==> flow/design.v <==
module flipflop(clk,en,rst,i_xdirpal,i_ydirpal,i_xnav,i_ynav,i_xpal,i_ypal,i_bri1,i_bri2,i_bri3, i_bri4,i_bri5,i_bri6,i_bri7, i_bri8,
				i_bri9, i_bri10,o_bri1,o_bri2,o_bri3, o_bri4,o_bri5,o_bri6,o_bri7, o_bri8, o_bri9, o_bri10,
				i_life, o_life, i_brick, o_brick, i_red1, i_red2, i_red3, i_red4, i_blue5, i_blue6, i_blue7, o_red1,o_red2,o_red3,o_red4,
				o_blue5, o_blue6, o_blue7,o_xdirpal,o_ydirpal,o_xnav,o_ynav,o_xpal,o_ypal
);
input clk,en,rst;
input i_xdirpal, i_ydirpal;
input [9:0] i_xnav,i_ynav,i_xpal,i_ypal;
input i_bri1,i_bri2,i_bri3, i_bri4,i_bri5,i_bri6,i_bri7, i_bri8,i_bri9,i_bri10 ;
output reg [9:0] o_xnav,o_ynav,o_xpal,o_ypal;
output reg  o_xdirpal,o_ydirpal;
output reg o_bri1,o_bri2,o_bri3, o_bri4,o_bri5,o_bri6,o_bri7, o_bri8, o_bri9, o_bri10; 
output reg [1:0] o_life;
output reg [3:0] o_brick;
input [1:0]  i_life;
input [3:0]  i_brick;
input [1:0] i_red1, i_red2, i_red3, i_red4;
input[1:0] i_blue5, i_blue6, i_blue7;
output reg [1:0]  o_red1,o_red2,o_red3,o_red4;
output reg [1:0]   o_blue5, o_blue6, o_blue7;
parameter IX_NAV = 10'd 320;	 
parameter IY_NAV = 10'd 470;
parameter IX_PAL = 10'd 320;	 
parameter IY_PAL = 10'd 450;
parameter VITE = 2'd 3;
parameter BLOCCHI = 4'd 10;
parameter RED = 2'd 3;
parameter BLUE = 2'd 2;
always@(posedge clk)
	if(rst) begin							 
				o_bri1<=1'b1;
				o_bri2<=1'b1;
				o_bri3<=1'b1;
				o_bri4<=1'b1;
				o_bri5<=1'b1;
				o_bri6<=1'b1;
				o_bri7<=1'b1;
				o_bri8<=1'b1;
				o_bri9<=1'b1;
				o_bri10<=1'b1;
				o_xdirpal<=1'b0;
				o_xnav<=IX_NAV;
				o_xpal<=IX_PAL;
				o_ydirpal<=1'b0;
				o_ynav<=IY_NAV;
				o_ypal<=IY_PAL;				
				o_life<=VITE;
				o_brick<=BLOCCHI;
				o_blue5<=BLUE;
				o_blue6<=BLUE;
				o_blue7<=BLUE;
				o_red1<=RED;
				o_red2<=RED;
				o_red3<=RED;
				o_red4<=RED;
			end
	else if(en) begin							 
				o_bri1<=i_bri1;
				o_bri2<=i_bri2;
				o_bri3<=i_bri3;
				o_bri4<=i_bri4;
				o_bri5<=i_bri5;
				o_bri6<=i_bri6;
				o_bri7<=i_bri7;
				o_bri8<=i_bri8;
				o_bri9<=i_bri9;
				o_bri10<=i_bri10;
				o_xdirpal<=i_xdirpal;
				o_xnav<=i_xnav;
				o_xpal<=i_xpal;
				o_ydirpal<=i_ydirpal;
				o_ynav<=i_ynav;
				o_ypal<=i_ypal;
				o_life<=i_life;
				o_brick<=i_brick;
				o_blue5<=i_blue5;
				o_blue6<=i_blue6;
				o_blue7<=i_blue7;
				o_red1<=i_red1;
				o_red2<=i_red2;
				o_red3<=i_red3;
				o_red4<=i_red4;
			end
endmodule
module gioco(
	i_ani_stb,														 
	i_clk,															 
	i_rst,															 
	i_animate,														 
	i_dx, 															 
	i_sx,																 
	i_start,															 
	o_x1_pal, o_x2_pal,											 
	o_y1_pal, o_y2_pal,
	o_x1_nav, o_x2_nav,											 
	o_y1_nav, o_y2_nav,
	bri1,bri2,bri3,bri4,bri5,bri6,bri7,bri8,bri9,bri10, 
	ok, ko,															 
	ff_life															 
);
input i_ani_stb, i_clk, i_rst, i_animate, i_dx, i_sx, i_start;
output [9:0] o_x1_pal, o_x2_pal, o_y1_pal, o_y2_pal, o_x1_nav, o_x2_nav, o_y1_nav, o_y2_nav;
output reg bri1,bri2,bri3,bri4,bri5,bri6,bri7,bri8,bri9,bri10;
output reg ok,ko;												
output [1:0] ff_life;
wire ff_bri1, ff_bri2, ff_bri3, ff_bri4,ff_bri5, ff_bri6, ff_bri7, ff_bri8,ff_bri9, ff_bri10;
wire [9:0] ff_x_nav,ff_y_nav,ff_x_pal,ff_y_pal;	
wire ff_x_dirpal,ff_y_dirpal;							
wire [3:0] ff_brick;
wire [1:0] ff_red1,ff_red2,ff_red3,ff_red4;
wire [1:0] ff_blue5,ff_blue6,ff_blue7;
parameter H_SIZE_BRI = 10'd 32;					 
parameter L_SIZE_BRI = 10'd 10; 					 
parameter H_SIZE_NAV = 10'd 32; 					 
parameter L_SIZE_NAV = 10'd 3;  					 
parameter IX_NAV = 10'd 320;						 
parameter IY_NAV = 10'd 470;						 
parameter D_WIDTH = 10'd 640; 				 	 
parameter D_HEIGHT = 10'd 480;					 
parameter H_SIZE_PAL = 10'd 2;					 
parameter IX_PAL = 10'd 320;						 
parameter IY_PAL = 10'd 460;						 
parameter VITE = 2'd 3;								 
parameter BLOCCHI = 4'd 10;						 
parameter ROSSO = 2'd 3;							 
parameter BLU = 2'd 2;								 
parameter wait1=4'b 0000;							 
parameter s0=4'b 0001;
parameter val=4'b 0010;
parameter win=4'b 0100;
parameter go=4'b 1000;
reg [3:0] snext,sreg;								
reg[9:0] x_nav;										 
reg[9:0] y_nav;										 
reg[9:0] x_pal;										 
reg[9:0] y_pal;										 
reg x_dir_pal;											 
reg y_dir_pal;											 
reg [1:0] life;										
reg [3:0] brick;
reg [1:0] red1,red2,red3,red4;
reg [1:0] blue5,blue6,blue7;
assign o_x1_nav = x_nav - H_SIZE_NAV;   
assign o_x2_nav = x_nav + H_SIZE_NAV;   
assign o_y1_nav = y_nav -L_SIZE_NAV; 	 
assign o_y2_nav = y_nav + L_SIZE_NAV;   
assign o_x1_pal = x_pal - H_SIZE_PAL;	 
assign o_x2_pal = x_pal + H_SIZE_PAL;	 
assign o_y1_pal = y_pal -H_SIZE_PAL;	 
assign o_y2_pal = y_pal + H_SIZE_PAL;	 
flipflop ff(									 
	.clk(i_clk),						
	.en(i_ani_stb),
	.rst(i_rst),
	.i_xdirpal(x_dir_pal),			
	.i_ydirpal(y_dir_pal),
	.i_xnav(x_nav),
	.i_ynav(y_nav),
	.i_xpal(x_pal),
	.i_ypal(y_pal),
	.i_bri1(bri1),
	.i_bri2(bri2),
	.i_bri3(bri3),
	.i_bri4(bri4),
	.i_bri5(bri5),
	.i_bri6(bri6),
	.i_bri7(bri7),
	.i_bri8(bri8),
	.i_bri9(bri9),
	.i_bri10(bri10),
	.i_life(life),
	.i_brick(brick),
	.i_red1(red1),
	.i_red2(red2),
	.i_red3(red3),
	.i_red4(red4),
	.i_blue5(blue5),
	.i_blue6(blue6),
	.i_blue7(blue7),
	.o_xdirpal(ff_x_dirpal),		 
	.o_ydirpal(ff_y_dirpal),
	.o_xnav(ff_x_nav),
	.o_ynav(ff_y_nav),
	.o_xpal(ff_x_pal),
	.o_ypal(ff_y_pal),
	.o_bri1(ff_bri1),
	.o_bri2(ff_bri2),
	.o_bri3(ff_bri3),
	.o_bri4(ff_bri4),
	.o_bri5(ff_bri5),
	.o_bri6(ff_bri6),
	.o_bri7(ff_bri7),
	.o_bri8(ff_bri8),
	.o_bri9(ff_bri9),
	.o_bri10(ff_bri10),
	.o_life(ff_life),
	.o_brick(ff_brick),
	.o_red1(ff_red1),
	.o_red2(ff_red2),
	.o_red3(ff_red3),
	.o_red4(ff_red4),
	.o_blue5(ff_blue5),
	.o_blue6(ff_blue6),
	.o_blue7(ff_blue7)
);
always@(posedge i_clk)				 
		if(i_rst)						 
			sreg<=wait1;
		else if(i_ani_stb) sreg<=snext;
always@(*)								 
		case(sreg)
			wait1:if(!i_start) snext=s0;							 
					else snext=wait1;
			s0:   if(i_animate&&i_ani_stb) snext=val; 		 
					else snext=s0;
			val:															 
				 if(!ff_life)
					snext=go;
				 else if(!ff_brick)
					snext=win;
				 else if(!(i_animate&&i_ani_stb))
						snext=s0;
				 else snext = val;
			win: if(!i_start) snext=wait1;						 
				  else snext=win;
			go:  if(!i_start) snext=wait1;						 
				  else snext=go;
			default: snext=wait1;
		endcase
always@(*)								 
	begin
		x_dir_pal=0;					 
		y_dir_pal=0;
		x_nav=IX_NAV;
		y_nav=IY_NAV;
		x_pal=IX_PAL;
		y_pal=IY_PAL;
		bri1=1;
		bri2=1;
		bri3=1;
		bri4=1;
		bri5=1;
		bri6=1;
		bri7=1;
		bri8=1;
		bri9=1;
		bri10=1;
		life=VITE;
		brick=BLOCCHI;
		ok=0;
		ko=0;
		red1=ROSSO;
		red2=ROSSO;
		red3=ROSSO;
		red4=ROSSO;
		blue5=BLU;
		blue6=BLU;
		blue7=BLU;
		case(sreg)
			wait1:				
				begin
					x_dir_pal=0;		
					y_dir_pal=0;
					x_nav=IX_NAV;
					y_nav=IY_NAV;
					x_pal=IX_PAL;
					y_pal=IY_PAL;
				   bri1=1;
					bri2=1;
					bri3=1;
					bri4=1;
					bri5=1;
					bri6=1;
					bri7=1;
					bri8=1;
					bri9=1;
					bri10=1;
					life=VITE;
					brick=BLOCCHI;
					red1=ROSSO;
					red2=ROSSO;
					red3=ROSSO;
					red4=ROSSO;
					blue5=BLU;
					blue6=BLU;
					blue7=BLU;
				end
		val: 
			begin
				x_dir_pal=ff_x_dirpal;						
				y_dir_pal=ff_y_dirpal;
				x_nav=ff_x_nav;
				y_nav=ff_y_nav;
				x_pal=ff_x_pal;
				y_pal=ff_y_pal;
				bri1=ff_bri1;
				bri2=ff_bri2;
				bri3=ff_bri3;
				bri4=ff_bri4;
				bri5=ff_bri5;
				bri6=ff_bri6;
				bri7=ff_bri7;
				bri8=ff_bri8;
				bri9=ff_bri9;
				bri10=ff_bri10;
				life=ff_life;
				brick=ff_brick;
				red1=ff_red1;
				red2=ff_red2;
				red3=ff_red3;
				red4=ff_red4;
				blue5=ff_blue5;
				blue6=ff_blue6;
				blue7=ff_blue7;
				x_pal = (x_dir_pal) ? x_pal + 10'd 2 : x_pal - 10'd 2;  		
				y_pal = (y_dir_pal) ? y_pal + 10'd 2 : y_pal - 10'd 2;
				if (i_sx==1 && i_dx==0)										 
					begin															 
					x_nav =x_nav+10'd 3;										 
						if (x_nav >= (D_WIDTH-H_SIZE_NAV-12'd 1))		 
							x_nav = (D_WIDTH-H_SIZE_NAV-10'd 1);		 
					end
				else if(i_dx==1 && i_sx ==0)								 
					begin
					x_nav = x_nav - 10'd 3;									 
						if (x_nav <= H_SIZE_NAV+12'd 1)					 
							x_nav = H_SIZE_NAV + 10'd 1;					 
					end
						else 
							x_nav=x_nav;										 
				if((y_pal <= 73)&&(y_pal >= 71))
				begin
					if((x_pal >= 140)&&(x_pal <=202)&&bri1)  
						begin
							y_dir_pal =1;  
							red1=red1-2'd 1;
							if(!red1)
								begin
									brick = brick -4'd 1;
									bri1= 1'd 0;
								end
						end
					if((x_pal >= 232)&&(x_pal <=296)&&bri2)  
						begin
							y_dir_pal =1;  
							red2=red2-2'd 1;
							if(!red2)
								begin
									brick = brick -4'd 1;	
									bri2= 1'd 0;
								end
						end
				if((x_pal >=346)&&(x_pal <=410)&&bri3)  
					begin
						y_dir_pal =1;  
						red3=red3-2'd 1;
						if(!red3)
							begin
								brick = brick -4'd 1;
								bri3= 1'd 0;
							end
					end
				if((x_pal >= 440)&&(x_pal <=504)&&bri4)  
					begin
						y_dir_pal =1;  
						red4=red4-2'd 1;
						if(!red4)
							begin
								brick = brick -4'd 1;
								bri4=1'd 0;
							end
					end
			end
	if((y_pal <= 123)&&(y_pal >= 121))
			begin
			if((x_pal >= 184)&&(x_pal <=248)&&bri5)  
					begin
					y_dir_pal =1;  
					blue5=blue5-2'd 1;
					if(!blue5)
					begin
						brick = brick -4'd 1;	
						bri5= 1'd 0;
					end
					end
				if((x_pal >= 288)&&(x_pal <=352)&&bri6)  
					begin
					y_dir_pal =1;  
					blue6=blue6-2'd 1;
					if(!blue6)
						begin	
							brick = brick -4'd 1;	
							bri6=1'd 0;
						end
					end	
				if((x_pal >= 392)&&(x_pal <=456)&&bri7)  
					begin
					y_dir_pal =1;  
					blue7=blue7-2'd 1;
					if(!blue7)
					begin
					brick = brick -4'd 1;	
					bri7= 1'd 0;
					end
					end
			end
		if((y_pal <= 173)&&(y_pal >= 171))
		begin 	if((x_pal >= 232)&&(x_pal <=296)&&bri8)  
					begin
					y_dir_pal =1;  
					bri8= 1'd 0;
				brick = brick -4'd 1;	
					end
				if((x_pal >= 346)&&(x_pal <=410)&&bri9)  
					begin
					y_dir_pal =1;  
					bri9= 1'd 0;
				brick = brick -4'd 1;	
					end
			end
			if((y_pal <= 203)&&(y_pal >= 201)&&bri10)
			begin
			if((x_pal >= 288)&&(x_pal <=352))  
					begin
					y_dir_pal =1;  
					bri10= 1'd 0;	
					brick = brick -4'd 1;
					end		
			end
			if((y_pal<=70)&&(y_pal>=50))
			begin
			if((x_pal<=205)&&(x_pal>=203)&&bri1)
					begin
						x_dir_pal=1;	 
						red1=red1-2'd 1;
						if(!red1)
						begin
						bri1=1'd 0;	
						brick = brick -4'd 1;
						end
					end
			if((x_pal<=205)&&(x_pal>=203)&&bri2)
					begin
						x_dir_pal=1;	 
						red2=red2-2'd 1;
						if(!red2)
						begin
						bri2=1'd 0;
					brick = brick -4'd 1;	
					end
					end
			if((x_pal<=413)&&(x_pal>=411)&&bri3)
						begin
							x_dir_pal=1;	 
						red3=red3-2'd 1;
					if(!red3)	begin	bri3=1'd 0;	
							brick = brick -4'd 1;
						end
						end
			if((x_pal<=507)&&(x_pal>=505)&&bri4)
						begin
							x_dir_pal=1;	 
							red4=red4-2'd 1;
							if(!red4)
							begin
							bri4=1'd 0;	
							brick = brick -4'd 1;
							end
						end
if((x_pal>=135)&&(x_pal<=137)&&bri1)
						begin
							x_dir_pal=0;	 
							red1=red1-2'd 1;
							if(!red1)
							begin
							bri1=1'd 0;	
							brick = brick -4'd 1;
							end
							end
			if((x_pal>=229)&&(x_pal<=231)&&bri2)
						begin
							x_dir_pal=0;	 
							red2=red2-2'd 1;
							if(!red2)
							begin
							bri2=1'd 0;	
							brick = brick -4'd 1;
							end
						end
			if((x_pal>=343)&&(x_pal<=345)&&bri3)
						begin
							x_dir_pal=0;	 
							red3=red3-2'd 1;
							if(!red3)
							begin
							bri3=1'd 0;	
							brick = brick -4'd 1;
							end
						end
			if((x_pal>=437)&&(x_pal<=439)&&bri4)
						begin
							x_dir_pal=0;	 
							red4=red4-2'd 1;
							if(!red4)
							begin
							bri4=1'd 0;	
							brick = brick -4'd 1;
							end
						end
				end
	if((y_pal<=120)&&(y_pal>=100))	
		begin
		if((x_pal<=251)&&(x_pal>=249)&&bri5)
						begin
							x_dir_pal=1;	 
							blue5=blue5-2'd 1;
							if(!blue5)
							begin 
							bri5=1'd 0;	
							brick = brick -4'd 1;
							end
							end
			if((x_pal<=355)&&(x_pal>=353)&&bri6)	 
						begin
							x_dir_pal=1;	 
							blue6=blue6-2'd 1;
							if(!blue6)
							begin
							bri6=1'd 0;	
							brick = brick -4'd 1;
							end
					end
			if((x_pal<=459)&&(x_pal>=457)&&bri7)	 
						begin
							x_dir_pal=1;	 
							blue7=blue7-2'd 1;
							if(!blue7)
							begin
							bri7=1'd 0;	
							brick = brick -4'd 1;
							end
						end
	if((x_pal>=181)&&(x_pal<=183)&&bri5)
						begin
							x_dir_pal=0;	 
							blue5=blue5-2'd 1;
							if(!blue5)
							begin
							bri5=1'd 0;	
							brick = brick -4'd 1;
							end
						end
			if((x_pal>=285)&&(x_pal<=287)&&bri6)
						begin
							x_dir_pal=0;	 
							blue6=blue6-2'd 1;
							if(!blue6)
							begin
							bri6=1'd 0;	
							brick = brick -4'd 1;
							end
						end	
			if((x_pal>=389)&&(x_pal<=391)&&bri7)
						begin
							x_dir_pal=0;	 
							blue7=blue7-2'd 1;
							if(!blue7)
							begin
							bri7=1'd 0;				
							brick = brick -4'd 1;
							end
						end	
	end
			if((y_pal<=170)&&(y_pal>=150))
			begin
			if((x_pal<=299)&&(x_pal>=297)&&bri8)
						begin
							x_dir_pal=1;	 
							bri8=1'd 0;	
							brick = brick -4'd 1;
						end	
			if((x_pal<=349)&&(x_pal>=347)&&bri9)	 
						begin
							x_dir_pal=1;	 
							bri9=1'd 0;	
							brick = brick -4'd 1;
						end
if((x_pal>=229)&&(x_pal<=231)&&bri8)	 
						begin
							x_dir_pal=0;	 
							bri8=1'd 0;	
							brick = brick -4'd 1;
						end
			if((x_pal>=343)&&(x_pal<=345)&&bri9)	 
						begin
							x_dir_pal=0;	 
							bri9=1'd 0;	
							brick = brick -4'd 1;
						end	
	end
					if((y_pal<=220)&&(y_pal>=200)&&bri10)	 
				begin	
				if((x_pal<=355)&&(x_pal>=353))
				begin
							x_dir_pal=1;	 
							bri10=1'd 0;	
							brick = brick -4'd 1;
						end			
			if((x_pal>=285)&&(x_pal<=287)) 
			begin
							x_dir_pal=0;	 
							bri10=1'd 0;
							brick = brick -4'd 1;	
						end	
			end	
			if((y_pal>=47)&&(y_pal<=49))
		begin	
			if((x_pal >= 138)&&(x_pal <=202)&&bri1)  
					begin
						y_dir_pal = 0;  
						red1=red1-2'd 1;
						if(!red1)
						begin
						bri1 = 1'd 0; 
						brick = brick -4'd 1;
						end
						end
				if((x_pal >= 232)&&(x_pal <=296)&&bri2)  
					begin
						y_dir_pal = 0;  
						red2=red2-2'd 1;
						if(!red2)
						begin
						bri2 =  1'd 0; 
						brick = brick -4'd 1;
						end
					end
				if((x_pal >= 346)&&(x_pal <=410)&&bri3)  
					begin
						y_dir_pal = 0;  
						red3=red3-2'd 1;
						if(!red3)
						begin
						bri3 =  1'd 0;
						brick = brick -4'd 1;	
						end
					end
				if((x_pal >= 440)&&(x_pal <=504)&&bri4)  
					begin
						y_dir_pal = 0;  
						red4=red4-2'd 1;
						if(!red4)
						begin
						bri4 =  1'd 0;
						brick = brick -4'd 1;	
						end
					end	
	end	
		if((y_pal>=97)&&(y_pal<=99))
			begin
			if((x_pal >= 184)&&(x_pal <=248)&&bri5)  
					begin
						y_dir_pal = 0;  
						blue5=blue5-2'd 1;
						if(!blue5)
						begin
						bri5 =  1'd 0;
						brick = brick -4'd 1;	
						end
					end	
				if((x_pal >= 288)&&(x_pal <=352)&&bri6)  
					begin
						y_dir_pal = 0;  
						blue6=blue6-2'd 1;
						if(!blue6)
						begin
						bri6 =  1'd 0; 
						brick = brick -4'd 1;
						end
					end	
				if((x_pal >= 392)&&(x_pal <=456)&&bri7)  
					begin
						y_dir_pal = 0;  
						blue7=blue7-2'd 1;
						if(!blue7)
						begin
						bri7 =  1'd 0; 
						brick = brick -4'd 1;
						end
					end
			end
			if((y_pal>=147)&&(y_pal<=149))
		begin 
			if((x_pal >= 232)&&(x_pal <=296)&&bri8)  
					begin
						y_dir_pal = 0;  
						bri8 =  1'd 0;
						brick = brick -4'd 1;	
					end
				if((x_pal >=346)&&(x_pal <=410)&&bri9)  
					begin
						y_dir_pal = 0;  
						bri9 =  1'd 0;
						brick = brick -4'd 1;	
					end	
			end
			if((y_pal>=197)&&(y_pal<=199))
				if((x_pal >= 288)&&(x_pal <=352)&&bri10)  
					begin
						y_dir_pal = 0;  
						bri10 =  1'd 0;
						brick = brick -4'd 1;	
					end
			if(x_pal <= H_SIZE_PAL+1)					 
				x_dir_pal=1;							 
			if(x_pal >= (D_WIDTH-H_SIZE_PAL-1))			 
				x_dir_pal = 0;							 
			if (y_pal <= H_SIZE_PAL + 1)		 
				y_dir_pal = 1;				 
			if (y_pal>=463)								
				if ((x_pal >= x_nav-H_SIZE_NAV)&&(x_pal <= x_nav + H_SIZE_NAV))	 
					y_dir_pal = 0;							 
				else 
					begin								
						life=life-2'b01;
						x_pal = IX_PAL;
						y_pal = IY_PAL;
						x_nav = IX_NAV;
					end
		end
		s0:
			begin
				x_dir_pal=ff_x_dirpal;						 
				y_dir_pal=ff_y_dirpal;
				x_nav=ff_x_nav;
				y_nav=ff_y_nav;
				x_pal=ff_x_pal;
				y_pal=ff_y_pal;
				bri1=ff_bri1;
				bri2=ff_bri2;
				bri3=ff_bri3;
				bri4=ff_bri4;
				bri5=ff_bri5;
				bri6=ff_bri6;
				bri7=ff_bri7;
				bri8=ff_bri8;
				bri9=ff_bri9;
				bri10=ff_bri10;
				life=ff_life;
				brick=ff_brick;
				red1=ff_red1;
				red2=ff_red2;
				red3=ff_red3;
				red4=ff_red4;
				blue5=ff_blue5;
				blue6=ff_blue6;
				blue7=ff_blue7;
			end
		win:begin
					ok=1;
			 end
		go:begin
					ko=1;
			end
	   default:
			begin
				x_dir_pal=0;
				y_dir_pal=0;
				x_nav=IX_NAV;
				y_nav=IY_NAV;
				x_pal=IX_PAL;
				y_pal=IY_PAL;
				bri1=1;
				bri2=1;
				bri3=1;
				bri4=1;
				bri5=1;
				bri6=1;
				bri7=1;
				bri8=1;
				bri9=1;
				bri10=1;
				life=VITE;
				brick=BLOCCHI;
				ok=0;
				ko=0;
				red1=ROSSO;
				red2=ROSSO;
				red3=ROSSO;
				red4=ROSSO;
				blue5=BLU;
				blue6=BLU;
				blue7=BLU;
			end
		endcase
end			
endmodule
Subject: tool reports on gioco

Hi,

======== Tool chain data of gioco ========
Tool output for the design above before and after an edit, in the order of the flow.
Lines under "before" count in the file above, lines under "after" in the edited file.
"difference": "after" minus "before" as printed here. "rel. change": 100 x difference / "before".
Library cell names are shortened.
The mark -- stands for no value.
set-up
  design top .............................. gioco
  clock input ............................. i_clk
  cell library ............................ sky130hd
  library corner .......................... tt_025C_1v80

======== The edit ========
Unified diff, file above to edited file.
The edited RTL no longer does the same as the RTL above: the edit was made by script, with no optimisation intended.
begin of diff
@@ -313,5 +313,5 @@
 				blue6=ff_blue6;
 				blue7=ff_blue7;
-				x_pal = (x_dir_pal) ? x_pal + 10'd 2 : x_pal - 10'd 2;  		
+				x_pal = x_pal + 10'd 2;  		
 				y_pal = (y_dir_pal) ? y_pal + 10'd 2 : y_pal - 10'd 2;
 				if (i_sx==1 && i_dx==0)										 
end of diff

======== After elaboration ========
Source: Yosys, flattened and elaborated, memories not mapped. Widths are those after wreduce. Registers that Yosys merges into a memory's read port (data or address) are not register bits. Print and check cells do not count. Equal cells are merged and count once.
cells by class
  element               before  after  difference  rel. change (%)
  $add $sub $neg        85      84     -1          -1.18
  $lt $le $gt $ge       77      75     -2          -2.60
  equal/unequal tests   6       6      0           0.00
  mux-type cells        468     440    -28         -5.98
  bitwise operators     3       3      0           0.00
  reduce/logical cells  112     112    0           0.00
operators with widths
  cell                                                         before  after  difference  rel. change (%)
  two-way mux 1 bit                                            198     172    -26         -13.13
  two-way mux 10 bit                                           14      13     -1          -7.14
  case mux 1 bit (select 2 bit)                                12      11     -1          -8.33
  subtractor 10 x 2 -> 10 bit with constant B                  6       5      -1          -16.67
  greater-or-equal comparator 10 bit with constant B           2       1      -1          -50.00
  less-or-equal comparator 10 x 2 -> 1 bit with constant B     2       1      -1          -50.00
  two-way mux 4 bit                                            150     150    0           0.00
  two-way mux 2 bit                                            80      80     0           0.00
  logical AND 1 bit                                            78      78     0           0.00
  subtractor 4 x 1 -> 4 bit with constant B                    40      40     0           0.00
  logical NOT 2 bit                                            29      29     0           0.00
  subtractor 2 x 1 -> 2 bit with constant B                    29      29     0           0.00
  greater-or-equal comparator 10 x 8 -> 1 bit with constant B  15      15     0           0.00
  greater-or-equal comparator 10 x 9 -> 1 bit with constant B  15      15     0           0.00
  less-or-equal comparator 10 x 9 -> 1 bit with constant B     15      15     0           0.00
  less-or-equal comparator 10 x 8 -> 1 bit with constant B     13      13     0           0.00
  case mux 2 bit (select 2 bit)                                8       8      0           0.00
  adder 10 x 2 -> 10 bit with constant B                       6       6      0           0.00
  less-or-equal comparator 10 x 7 -> 1 bit with constant B     5       5      0           0.00
  greater-or-equal comparator 10 x 7 -> 1 bit with constant B  4       4      0           0.00
  NOT 1 bit                                                    3       3      0           0.00
  case mux 10 bit (select 2 bit)                               3       3      0           0.00
  adder 10 x 6 -> 10 bit with constant B                       2       2      0           0.00
  greater-or-equal comparator 10 x 6 -> 1 bit with constant B  2       2      0           0.00
  less-or-equal comparator 10 x 6 -> 1 bit with constant B     2       2      0           0.00
  logical NOT 4 bit                                            2       2      0           0.00
  != test 2 bit with constant B                                2       2      0           0.00
  subtractor 10 x 6 -> 10 bit with constant B                  2       2      0           0.00
Not every row of either side is listed.
bit counts
  element                      before  after  difference  rel. change (%)
  flip-flop bits (word level)  76      75     -1          -1.32
  input port bits              7       7      0           0.00
  output and inout port bits   94      94     0           0.00
  word-level cells             777     745    -32         -4.12

======== Logic depth ========
Yosys ltp: most cells in a row. Word level: on the elaborated netlist, between registers, memories and ports. Mapped: between sequential cells and ports; inverters and the memories' decode and read muxes count.
depth
  element                       before  after  difference  rel. change (%)
  word-level depth              191     190    -1          -0.52
  ABC_AREA                      0       0      --          --
  depth in mapped cells         93      91     -2          -2.15
  depth with buffers taken out  90      89     -1          -1.11

======== Netlist ========
The flow's flattened synthesis, as Yosys stat reports it; memories are mapped. The netlist is that of the ABC_AREA named above (0 if unset); the other value can give another one.
synthesis totals
  element                before   after    difference  rel. change (%)
  mapped cells           2002     2032     +30         +1.50
  synthesis area (um2)   13839.5  13870.8  +31.3       +0.23
  sequential area (um2)  1541.5   1521.5   -20.0       -1.30
  flip-flop cells        77       76       -1          -1.30
  buffers                120      132      +12         +10.00
cells by type
  cell       before  after  difference  rel. change (%)
  o21ai_0    125     108    -17         -13.60
  a21oi_1    91      108    +17         +18.68
  nand2_1    208     224    +16         +7.69
  nor2_1     203     190    -13         -6.40
  and2_1     33      22     -11         -33.33
  nand3_1    89      98     +9          +10.11
  a31oi_1    34      26     -8          -23.53
  o2111ai_1  5       13     +8          +160.00
  ha_1       109     102    -7          -6.42
  buf_2      11      18     +7          +63.64
  mux2_2     9       16     +7          +77.78
  a41oi_1    1       8      +7          +700.00
  clkbuf_1   81      87     +6          +7.41
  a22oi_1    20      26     +6          +30.00
  xor2_1     63      68     +5          +7.94
  or2_2      12      17     +5          +41.67
  a21boi_0   8       13     +5          +62.50
  inv_2      6       1      -5          -83.33
Not every row of either side is listed.
The figures by module come from a second, unflattened synthesis with its own total; it is not the netlist above.
second synthesis, totals
  element                                        before   after    difference  rel. change (%)
  cell total of the unflattened synthesis        1894     2073     +179        +9.45
  area total of the unflattened synthesis (um2)  13665.6  14461.4  +795.8      +5.82
Each row is one instance without its submodules.
by module, before
  module    instances  cells  area (um2)  seq. area (um2)
  gioco     1          1658   11000.6     100.1
  flipflop  1          236    2665.1      1441.4
by module, after
  module    instances  cells  area (um2)  seq. area (um2)
  gioco     1          1837   11796.3     100.1
  flipflop  1          236    2665.1      1441.4

======== Path before layout ========
OpenSTA on the mapped netlist: ideal clock, no wires. The path of least setup slack (recovery checks aside). Input and output delay are each 20% of the period. Register names are those of the netlist, which keeps one name where synthesis merged equal registers.
timing path post-synthesis
  element                        before                  after                   difference  rel. change (%)
  path type                      register -> register    register -> register    --          --
  start                          register ff.o_xpal[1]   register ff.o_xpal[1]   --          --
  end                            register ff.o_brick[3]  register ff.o_brick[3]  --          --
  clock period (ns)              24.0                    24.0                    0.0         0.00
  library setup time (ns)        0.125                   0.091                   -0.034      --
  time at the first pin (ns)     0.000                   0.000                   0.000       --
  data arrival time (ns)         17.797                  18.662                  +0.865      +4.86
  required time (ns)             23.875                  23.909                  +0.034      +0.14
  setup slack (ns)               6.078                   5.247                   -0.831      --
  delay of the path (ns)         17.922                  18.753                  +0.831      +4.64
  driving pins on the path       92                      89                      -3          -3.26
  path buffers                   2                       2                       0           0.00
  synthesis period reached (ns)  17.922                  18.753                  +0.831      +4.64
"delay of the path" is the arrival time less input delay plus setup time.
"driving pins on the path" counts driving pins, that of a launching flip-flop among them; a cell with two outputs on the path counts twice.
"synthesis period reached" = period - worst setup slack (recovery checks aside). The figure is calculated, with input and output delays left at 20% of the set period.
Between the ends stands the longest chain of elaborated cells between them, by number of cells; it is not shown to be the way that was timed. Of several equally long chains one is given.
Each line given opens the expression or statement behind the cell; cells for indexed reads and writes are added by Yosys, which also makes memories of some case tables.
between the ends, post-synthesis, before
  cells stage by stage .................... dfxtp_1 > inv_1 > fa_1 > nand2b_1 > a21o_1 > and3_1 > buf_4 > nor2_2 > inv_2 > buf_2 > and4_1 > a22oi_1 > o211a_1 > nor2_1 > ha_1 > o21ai_0 > o21ai_0 > ha_1 > [... 56 more ...] > o22ai_1 > a31oi_1 > ha_1 > o21bai_1 > a21oi_1 > ha_1 > a21oi_1 > a21oi_1 > xor2_1 > xnor2_1 > o21a_1 > or3_1 > a211oi_2 > nor3_1 > or3_1 > a22o_1 > and3_1 > o41a_1
  length of the longest elaborated chain .. 191
  elaborated cells on any way between the ends .. 502
  those cells by class .................... add/sub (62); compare (45); mux (313); reduce/logical (82)
ends and longest elaborated chain, post-synthesis, before
  element                                      line  text
  start: declaration                           10    output reg [9:0] o_xnav,o_ynav,o_xpal,o_ypal;
  start: assignment                            43    o_xpal<=IX_PAL;
  start: assignment                            70    o_xpal<=i_xpal;
  subtractor 10 x 2 -> 10 bit                  315   x_pal = (x_dir_pal) ? x_pal + 10'd 2 : x_pal - 10'd 2;
  two-way mux 10 bit                           315
  greater-or-equal comparator 10 x 8 -> 1 bit  333   if((x_pal >= 140)&&(x_pal <=202)&&bri1)
  logical AND 1 bit x2                         333
  two-way mux 4 bit                            333
  two-way mux 4 bit                            331   if((y_pal <= 73)&&(y_pal >= 71))
  two-way mux 4 bit                            259   case(sreg)
  [... 176 more ...]                           --
  two-way mux 4 bit                            700   if((x_pal >=346)&&(x_pal <=410)&&bri9)
  two-way mux 4 bit                            692   if((y_pal>=147)&&(y_pal<=149))
  two-way mux 4 bit                            259
  subtractor 4 x 1 -> 4 bit                    712   brick = brick -4'd 1;
  two-way mux 4 bit                            708   if((x_pal >= 288)&&(x_pal <=352)&&bri10)
  two-way mux 4 bit                            707   if((y_pal>=197)&&(y_pal<=199))
  case mux 4 bit (select 2 bit)                259
  end: assignment                              48    o_brick<=BLOCCHI;
  end: assignment                              75    o_brick<=i_brick;
  end: declaration                             14    output reg [3:0] o_brick;
between the ends, post-synthesis, after
  cells stage by stage .................... dfxtp_1 > ha_1 > buf_2 > nand3_1 > o21ai_1 > and2_1 > buf_2 > nand4b_1 > o31ai_1 > a41o_1 > a21boi_0 > or3_1 > inv_1 > ha_1 > nor3b_1 > a21oi_1 > o21a_1 > ha_1 > [... 53 more ...] > o2bb2ai_1 > a21o_1 > ha_1 > mux2_2 > ha_1 > nand3_1 > a31oi_1 > a2111oi_0 > nor2_1 > or3_1 > xor2_1 > xnor2_2 > xor2_1 > o2111ai_1 > a2bb2oi_1 > o311a_1 > and3b_1 > a311oi_1
  length of the longest elaborated chain .. 190
  elaborated cells on any way between the ends .. 500
  those cells by class .................... add/sub (61); compare (45); mux (312); reduce/logical (82)
ends and longest elaborated chain, post-synthesis, after
  element                                      line  text
  start: declaration                           10    output reg [9:0] o_xnav,o_ynav,o_xpal,o_ypal;
  start: assignment                            43    o_xpal<=IX_PAL;
  start: assignment                            70    o_xpal<=i_xpal;
  adder 10 x 2 -> 10 bit                       315   x_pal = x_pal + 10'd 2;
  greater-or-equal comparator 10 x 8 -> 1 bit  333   if((x_pal >= 140)&&(x_pal <=202)&&bri1)
  logical AND 1 bit x2                         333
  two-way mux 4 bit                            333
  two-way mux 4 bit                            331   if((y_pal <= 73)&&(y_pal >= 71))
  two-way mux 4 bit                            259   case(sreg)
  subtractor 4 x 1 -> 4 bit                    349   brick = brick -4'd 1;
  [... 175 more ...]                           --
  two-way mux 4 bit                            700   if((x_pal >=346)&&(x_pal <=410)&&bri9)
  two-way mux 4 bit                            692   if((y_pal>=147)&&(y_pal<=149))
  two-way mux 4 bit                            259
  subtractor 4 x 1 -> 4 bit                    712   brick = brick -4'd 1;
  two-way mux 4 bit                            708   if((x_pal >= 288)&&(x_pal <=352)&&bri10)
  two-way mux 4 bit                            707   if((y_pal>=197)&&(y_pal<=199))
  case mux 4 bit (select 2 bit)                259
  end: assignment                              48    o_brick<=BLOCCHI;
  end: assignment                              75    o_brick<=i_brick;
  end: declaration                             14    output reg [3:0] o_brick;

======== Path in the finished layout ========
From the final timing report of each run of set A: the path of least setup slack in the routed layout; clock arrival at registers is part of the times.
timing path after layout
  element                     before                  after                   difference  rel. change (%)
  path type                   register -> register    register -> register    --          --
  start                       register ff.o_xdirpal   register ff.o_xpal[1]   --          --
  end                         register ff.o_brick[3]  register ff.o_brick[3]  --          --
  clock period (ns)           21.6                    21.6                    0.0         0.00
  library setup time (ns)     0.11                    0.09                    -0.02       --
  time at the first pin (ns)  0.36                    0.36                    0.00        0.00
  data arrival time (ns)      20.24                   20.77                   +0.53       +2.62
  required time (ns)          21.85                   21.86                   +0.01       +0.05
  setup slack (ns)            1.62                    1.09                    -0.53       --
  driving pins on the path    90                      88                      -2          -2.22
  path buffers                0                       1                       +1          --
Between the ends stands the longest chain of elaborated cells between them, by number of cells; it is not shown to be the way that was timed. Of several equally long chains one is given.
between the ends, after layout, before
  cells stage by stage .................... dfxtp_1 > inv_1 > ha_1 > nor3b_1 > a21boi_1 > nor3_4 > inv_2 > nand3_1 > o22a_1 > or3_4 > and4_1 > nor2_1 > ha_1 > o21ai_0 > o21ai_1 > ha_1 > mux2_2 > ha_1 > [... 54 more ...] > o22ai_1 > a31oi_1 > ha_1 > o21bai_1 > a21oi_1 > ha_1 > a21oi_1 > a21oi_1 > xor2_2 > xnor2_2 > o21a_1 > or3_1 > a211oi_2 > nor3_1 > or3_1 > a22o_1 > and3_1 > o41a_1
  length of the longest elaborated chain .. 190
  elaborated cells on any way between the ends .. 500
  those cells by class .................... add/sub (60); compare (45); mux (313); reduce/logical (82)
ends and longest elaborated chain, after layout, before
  element                                      line  text
  start: declaration                           11    output reg  o_xdirpal,o_ydirpal;
  start: assignment                            41    o_xdirpal<=1'b0;
  start: assignment                            68    o_xdirpal<=i_xdirpal;
  two-way mux 10 bit                           315   x_pal = (x_dir_pal) ? x_pal + 10'd 2 : x_pal - 10'd 2;
  greater-or-equal comparator 10 x 8 -> 1 bit  333   if((x_pal >= 140)&&(x_pal <=202)&&bri1)
  logical AND 1 bit x2                         333
  two-way mux 4 bit                            333
  two-way mux 4 bit                            331   if((y_pal <= 73)&&(y_pal >= 71))
  two-way mux 4 bit                            259   case(sreg)
  subtractor 4 x 1 -> 4 bit                    349   brick = brick -4'd 1;
  [... 175 more ...]                           --
  two-way mux 4 bit                            700   if((x_pal >=346)&&(x_pal <=410)&&bri9)
  two-way mux 4 bit                            692   if((y_pal>=147)&&(y_pal<=149))
  two-way mux 4 bit                            259
  subtractor 4 x 1 -> 4 bit                    712   brick = brick -4'd 1;
  two-way mux 4 bit                            708   if((x_pal >= 288)&&(x_pal <=352)&&bri10)
  two-way mux 4 bit                            707   if((y_pal>=197)&&(y_pal<=199))
  case mux 4 bit (select 2 bit)                259
  end: assignment                              48    o_brick<=BLOCCHI;
  end: assignment                              75    o_brick<=i_brick;
  end: declaration                             14    output reg [3:0] o_brick;
between the ends, after layout, after
  cells stage by stage .................... dfxtp_1 > ha_4 > buf_4 > inv_1 > or4_1 > and2_2 > o211ai_1 > a32oi_2 > nand4_1 > a211oi_2 > or3_1 > inv_1 > ha_1 > nor3b_1 > a21oi_1 > o21a_1 > ha_1 > nand2_1 > [... 52 more ...] > o2bb2ai_1 > a21o_1 > ha_1 > mux2_2 > ha_1 > nand3_1 > a31oi_1 > a2111oi_4 > nor2_1 > or3_1 > xor2_2 > xnor2_2 > xor2_2 > o2111ai_1 > a2bb2oi_1 > o311a_1 > and3b_1 > a311oi_1
  length of the longest elaborated chain .. 190
  elaborated cells on any way between the ends .. 500
  those cells by class .................... add/sub (61); compare (45); mux (312); reduce/logical (82)
ends and longest elaborated chain, after layout, after
  element                                      line  text
  start: declaration                           10    output reg [9:0] o_xnav,o_ynav,o_xpal,o_ypal;
  start: assignment                            43    o_xpal<=IX_PAL;
  start: assignment                            70    o_xpal<=i_xpal;
  adder 10 x 2 -> 10 bit                       315   x_pal = x_pal + 10'd 2;
  greater-or-equal comparator 10 x 8 -> 1 bit  333   if((x_pal >= 140)&&(x_pal <=202)&&bri1)
  logical AND 1 bit x2                         333
  two-way mux 4 bit                            333
  two-way mux 4 bit                            331   if((y_pal <= 73)&&(y_pal >= 71))
  two-way mux 4 bit                            259   case(sreg)
  subtractor 4 x 1 -> 4 bit                    349   brick = brick -4'd 1;
  [... 175 more ...]                           --
  two-way mux 4 bit                            700   if((x_pal >=346)&&(x_pal <=410)&&bri9)
  two-way mux 4 bit                            692   if((y_pal>=147)&&(y_pal<=149))
  two-way mux 4 bit                            259
  subtractor 4 x 1 -> 4 bit                    712   brick = brick -4'd 1;
  two-way mux 4 bit                            708   if((x_pal >= 288)&&(x_pal <=352)&&bri10)
  two-way mux 4 bit                            707   if((y_pal>=197)&&(y_pal<=199))
  case mux 4 bit (select 2 bit)                259
  end: assignment                              48    o_brick<=BLOCCHI;
  end: assignment                              75    o_brick<=i_brick;
  end: declaration                             14    output reg [3:0] o_brick;

======== Flow runs ========
Both versions went through the flow (Yosys, OpenROAD) with the same settings in each pair. Constraints: input delay and output delay 20% of the set period each, output load 0.01 pF.
flow settings, set A
  CORE_UTILIZATION ........................ 40
  period_ns ............................... 21.6
  CAP_MARGIN .............................. 20
  CORE_MARGIN ............................. 2
  SLEW_MARGIN ............................. 20
measured results, set A
  element                               before   after    difference  rel. change (%)
  synthesized cell area (um2)           13839.5  13870.8  +31.3       +0.23
  full die area (um2)                   36101.9  36181.7  +79.8       +0.22
  post-route utilization (%)            45.4     45.4     0.0         --
  worst slack on setup checks (ns)      1.615    1.091    -0.524      --
  smallest hold slack (ns)              0.498    0.486    -0.012      --
  total power of the final layout (µW)  573.6    473.4    -100.2      -17.47
flow settings, set B
  CELL_PAD_IN_SITES_DETAIL_PLACEMENT ...... 0
  CORE_MARGIN ............................. 4
  CORE_UTILIZATION ........................ 30
  CTS_CLUSTER_SIZE ........................ 20
  GPL_ROUTABILITY_DRIVEN .................. 1
  HOLD_SLACK_MARGIN ....................... 0.2
  MAX_ROUTING_LAYER ....................... met5
  PLACE_DENSITY_LB_ADDON .................. 0.07
  SETUP_SLACK_MARGIN ...................... -1.54
  SLEW_MARGIN ............................. 30
  period_ns ............................... 17.4
  CAP_MARGIN .............................. 20
measured results, set B
  element                               before   after    difference  rel. change (%)
  synthesized cell area (um2)           13839.5  13870.8  +31.3       +0.23
  full die area (um2)                   49633.2  49740.2  +107.0      +0.22
  post-route utilization (%)            37.5     39.6     +2.1        --
  worst slack on setup checks (ns)      -0.383   -0.969   -0.586      --
  smallest hold slack (ns)              0.506    0.511    +0.005      --
  total power of the final layout (µW)  770.6    603.1    -167.5      -21.74
By "total power of the final layout" is meant OpenSTA's value without simulated activity: inputs other than the clock are taken to toggle once in ten clock periods, and the tool carries that through the logic.

Regards
